==> flow/design.v <==
module multiplier_logic (
    input  wire        clk,
    input  wire        rst_n,
    input  wire [15:0] a,
    input  wire [15:0] b,
    output reg  [31:0] y
);
     reg[15:0] a_r1,a_r2,a_r3;
     reg[15:0] b_r1,b_r2,b_r3;
    wire [31:0] pp [0:15];
    assign pp[0] = b[0] ? (a << 0) : 32'd0;
    assign pp[1] = b[1] ? (a << 1) : 32'd0;
    assign pp[2] = b[2] ? (a << 2) : 32'd0;
    assign pp[3] = b[3] ? (a << 3) : 32'd0;
    assign pp[4] = b[4] ? (a << 4) : 32'd0;
    assign pp[5] = b[5] ? (a << 5) : 32'd0;
    assign pp[6] = b[6] ? (a << 6) : 32'd0;
    assign pp[7] = b[7] ? (a << 7) : 32'd0;
	 assign pp[8] = b[8] ? (a << 8) : 32'd0;
    assign pp[9] = b[9] ? (a << 9) : 32'd0;
    assign pp[10] = b[10] ? (a << 10) : 32'd0;
    assign pp[11] = b[11] ? (a << 11) : 32'd0;
    assign pp[12] = b[12] ? (a << 12) : 32'd0;
	 assign pp[13] = b[13] ? (a << 13) : 32'd0;
    assign pp[14] = b[14] ? (a << 14) : 32'd0;
    assign pp[15] = b[15] ? (a << 15) : 32'd0;
	 reg [31:0] s1_0, s1_1, s1_2, s1_3, s1_4, s1_5, s1_6, s1_7;
    reg [31:0] s2_0, s2_1, s2_2, s2_3;
    reg [31:0] s3_0, s3_1;
    reg [31:0] s4;
    always @(posedge clk) begin
        if (!rst_n) begin
		  a_r1 <= 32'd0;a_r2 <= 32'd0;a_r3<= 32'd0;
		  b_r1 <= 32'd0;b_r2 <= 32'd0;b_r3<= 32'd0;
		      s1_0 <= 32'd0;
				s1_1 <= 32'd0;
				s1_2 <= 32'd0;
				s1_3 <= 32'd0;
				s1_4 <= 32'd0;
				s1_5 <= 32'd0;
				s1_6 <= 32'd0;
				s1_7 <= 32'd0;
				s2_0 <= 32'd0;
				s2_1 <= 32'd0;
				s2_2 <= 32'd0;
				s2_3 <= 32'd0;
				s3_0 <= 32'd0;
				s3_1 <= 32'd0;
            y  <= 32'd0;
            s4 <= 32'd0;
        end else begin
		     a_r1<=a;
           a_r2<=a_r1; 
           a_r3<=a_r2; 
			  b_r1<=b;
			  b_r2<=b_r1;
			  b_r3<=b_r2;
            s1_0 <= pp[0] + pp[1];
            s1_1 <= pp[2] + pp[3];
            s1_2 <= pp[4] + pp[5];
            s1_3 <= pp[6] + pp[7];
            s1_4 <= pp[8] + pp[9];
            s1_5 <= pp[10] + pp[11];
            s1_6 <= pp[12] + pp[13];
            s1_7 <= pp[14] + pp[15];
            s2_0 <= s1_0 + s1_1;
            s2_1 <= s1_2 + s1_3;
            s2_2 <= s1_4 + s1_5;
            s2_3 <= s1_6 + s1_7;
				s3_0  <= s2_0 + s2_1;
				s3_1  <= s2_2 + s2_3;
				s4    <= s3_0 + s3_1; 
            y  <= s4;
        end
    end
endmodule
* From RTL to reports: multiplier_logic
Tool output for the design above, in the order of the flow. Lines are those of the file above, counted from 1. The mark n/a stands for no value.
Inputs: design top multiplier_logic, clock input clk, cell library sky130hd, corner tt_025C_1v80

* Elaborated design
Source: Yosys, flattened and elaborated, memories not mapped. Widths are those after wreduce; folded enables and synchronous resets count as part of the registers. Registers that Yosys merges into a memory's read port (data or address) are not register bits. Print and check cells do not count. Equal cells are merged and count once.
Word-level totals: output and inout port bits 32, flip-flop bits (word level) 512
Cells by class: $add $sub $neg 15, mux-type cells 16
Operators with widths (number):
- adder 32 bit | 15
- two-way mux 31 bit | 1
- two-way mux 30 bit | 1
- two-way mux 29 bit | 1
- two-way mux 28 bit | 1
- two-way mux 27 bit | 1
- two-way mux 26 bit | 1
- two-way mux 25 bit | 1
- two-way mux 24 bit | 1
- two-way mux 23 bit | 1
- two-way mux 22 bit | 1
- two-way mux 21 bit | 1
- two-way mux 20 bit | 1
- two-way mux 19 bit | 1
- two-way mux 18 bit | 1
- two-way mux 17 bit | 1
- two-way mux 16 bit | 1

* Depth
Depth = most cells in a row (Yosys ltp): at word level without a register or memory, in the mapped netlist without a sequential cell, where the memories' decode and read muxes count.
Depth: depth after elaboration 2, ABC_AREA 0, depth in mapped cells 11, depth with buffers taken out 10

* Mapped cells and area
Yosys stat after the flow's synthesis: flattened, memories mapped to cells. It holds for the ABC_AREA given above (unset counts as 0); a run with the other value may have another netlist.
Synthesis totals: standard cells after synthesis 2475, sequential part of the area 6826.5 µm², synthesis area 21020.2 µm², buffers 76, flip-flop cells 341
Cells by type (number):
- sky130_fd_sc_hd__dfxtp_1 | 341
- sky130_fd_sc_hd__ha_1 | 236
- sky130_fd_sc_hd__and2_1 | 335
- sky130_fd_sc_hd__nor2_1 | 271
- sky130_fd_sc_hd__a21oi_1 | 179
- sky130_fd_sc_hd__xnor2_1 | 91
- sky130_fd_sc_hd__xor2_1 | 82
- sky130_fd_sc_hd__o21ai_0 | 118
- sky130_fd_sc_hd__a21o_1 | 71
- sky130_fd_sc_hd__nand2_1 | 131
- sky130_fd_sc_hd__a211oi_1 | 42
- sky130_fd_sc_hd__fa_1 | 15
- sky130_fd_sc_hd__inv_1 | 70
- sky130_fd_sc_hd__clkbuf_1 | 69
- sky130_fd_sc_hd__nand2b_1 | 37
- sky130_fd_sc_hd__nor3_1 | 40
- sky130_fd_sc_hd__o21bai_1 | 25
- sky130_fd_sc_hd__nand3_1 | 37
Not listed: further types 58, cells in them 285.

* Path before layout
OpenSTA on the mapped netlist: ideal clock, no wires. The path of least setup slack (recovery checks aside). Input and output delay are each 20% of the period. Register names are those of the netlist, which keeps one name where synthesis merged equal registers.
Path post-synthesis: path kind input-to-reg, start point input port b[12], end point register s1_6[29], stages on the path 11, buffers on the path 1, input delay 0.900 ns, clock period 4.5 ns, path slack 1.199 ns, required time 4.385 ns, arrival 3.185 ns, delay of the path 2.400 ns, synthesis period reached 3.301 ns
"delay of the path" = arrival - input delay + setup time. "stages on the path": output pins that drive a net of the path, with the launching flip-flop's if there is one; two outputs of one cell count as two. "synthesis period reached" is the clock period less the worst setup slack; recovery checks do not enter. This is arithmetic on one report: input and output delays are still those of the set period (20% each). Between the ends stands the longest chain of elaborated cells between them, by number of cells; it is not shown to be the way that was timed. Of several equally long chains one is given. Each line given opens the expression or statement behind the cell; cells for indexed reads and writes are added by Yosys, which also makes memories of some case tables.
On the way, post-synthesis: path through sky130_fd_sc_hd__clkbuf_1 -> sky130_fd_sc_hd__and2_1 -> sky130_fd_sc_hd__ha_1 -> sky130_fd_sc_hd__fa_1 -> sky130_fd_sc_hd__a211oi_1 -> sky130_fd_sc_hd__o21bai_1 -> sky130_fd_sc_hd__a31oi_1 -> sky130_fd_sc_hd__o31ai_1 -> sky130_fd_sc_hd__o41ai_1 -> sky130_fd_sc_hd__o21ai_0 -> sky130_fd_sc_hd__and3_1, cells in the longest elaborated chain 2
Ends and longest elaborated chain, post-synthesis:
- start: declaration | RTL line 5 | input  wire [15:0] b,
- two-way mux 28 bit | RTL line 23 | assign pp[12] = b[12] ? (a << 12) : 32'd0;
- adder 32 bit | RTL line 64 | s1_6 <= pp[12] + pp[13];
- end: assignment | RTL line 41 | s1_6 <= 32'd0;
- end: assignment | RTL line 64
- end: declaration | RTL line 27 | reg [31:0] s1_0, s1_1, s1_2, s1_3, s1_4, s1_5, s1_6, s1_7;

* Timing after layout
Path of least setup slack in the final report of run A (OpenROAD, finished layout, wires in). Where an end is a register, its clock arrival counts in the times.
Path post-layout: path kind input-to-reg, start point input port a[1], end point register s1_6[27], stages on the path 13, arrival 3.79 ns, clock period 3.82 ns, input delay 0.76 ns, buffers on the path 3, path slack 0.47 ns, required time 4.26 ns
Between the ends stands the longest chain of elaborated cells between them, by number of cells; it is not shown to be the way that was timed. Of several equally long chains one is given.
On the way, post-layout: path through sky130_fd_sc_hd__clkdlybuf4s50_1 -> sky130_fd_sc_hd__buf_12 -> sky130_fd_sc_hd__and2_1 -> sky130_fd_sc_hd__ha_1 -> sky130_fd_sc_hd__fa_1 -> sky130_fd_sc_hd__a211oi_1 -> sky130_fd_sc_hd__o21bai_1 -> sky130_fd_sc_hd__a31oi_1 -> sky130_fd_sc_hd__o31ai_1 -> sky130_fd_sc_hd__o41ai_1 -> sky130_fd_sc_hd__buf_4 -> sky130_fd_sc_hd__xnor2_1 -> sky130_fd_sc_hd__nor2_1, cells in the longest elaborated chain 2
Ends and longest elaborated chain, post-layout:
- start: declaration | RTL line 4 | input  wire [15:0] a,
- two-way mux 28 bit | RTL line 23 | assign pp[12] = b[12] ? (a << 12) : 32'd0;
- adder 32 bit | RTL line 64 | s1_6 <= pp[12] + pp[13];
- end: assignment | RTL line 41 | s1_6 <= 32'd0;
- end: assignment | RTL line 64
- end: declaration | RTL line 27 | reg [31:0] s1_0, s1_1, s1_2, s1_3, s1_4, s1_5, s1_6, s1_7;

Lab notebook: multiplier_logic

Below are 4 stored runs of the flow (Yosys, OpenROAD; platform sky130hd) on multiplier_logic, each with its settings and what was measured, unordered. Constraints: input delay and output delay 20% of the set period each, output load 0.01 pF.

* Run A | settings: period_ns 3.82; CAP_MARGIN 20; CORE_MARGIN 2; CORE_UTILIZATION 40; SLEW_MARGIN 20 | results: worst hold slack after layout 0.428 ns; smallest setup slack 0.471 ns; die outline area 54,400.9 µm²; utilization of the finished layout 0.469; netlist area reported by Yosys 21,020.2 µm²; total negative slack 0.000 ns
* Run B | settings: ABC_AREA 0; CELL_PAD_IN_SITES_DETAIL_PLACEMENT 0; CORE_ASPECT_RATIO 0.54; CORE_MARGIN 5; GPL_ROUTABILITY_DRIVEN 0; GPL_TIMING_DRIVEN 0; MAX_ROUTING_LAYER met4; SETUP_SLACK_MARGIN 0.26; SLEW_MARGIN 15; TNS_END_PERCENT 45; period_ns 3.66; CAP_MARGIN 20; CORE_UTILIZATION 40 | results: worst hold slack after layout 0.419 ns; smallest setup slack 0.230 ns; die outline area 57,454.5 µm²; utilization of the finished layout 0.461; netlist area reported by Yosys 21,020.2 µm²; total negative slack 0.000 ns
* Run C | settings: CELL_PAD_IN_SITES_DETAIL_PLACEMENT 1; CORE_UTILIZATION 69; HOLD_SLACK_MARGIN -0.01; MAX_ROUTING_LAYER met5; PLACE_DENSITY_LB_ADDON 0.02; SETUP_SLACK_MARGIN -0.14; SLEW_MARGIN 10; period_ns 4.36; CAP_MARGIN 20; CORE_MARGIN 2 | not finished: placement ended with error DPL-0033
* Run D | settings: CAP_MARGIN 15; CORE_ASPECT_RATIO 0.61; CORE_UTILIZATION 30; CTS_CLUSTER_DIAMETER 243; MIN_ROUTING_LAYER met1; SLEW_MARGIN 40; TNS_END_PERCENT 100; period_ns 4.96; CORE_MARGIN 2 | results: worst hold slack after layout 0.429 ns; smallest setup slack 1.001 ns; die outline area 72,265.9 µm²; utilization of the finished layout 0.345; netlist area reported by Yosys 21,020.2 µm²; total negative slack 0.000 ns
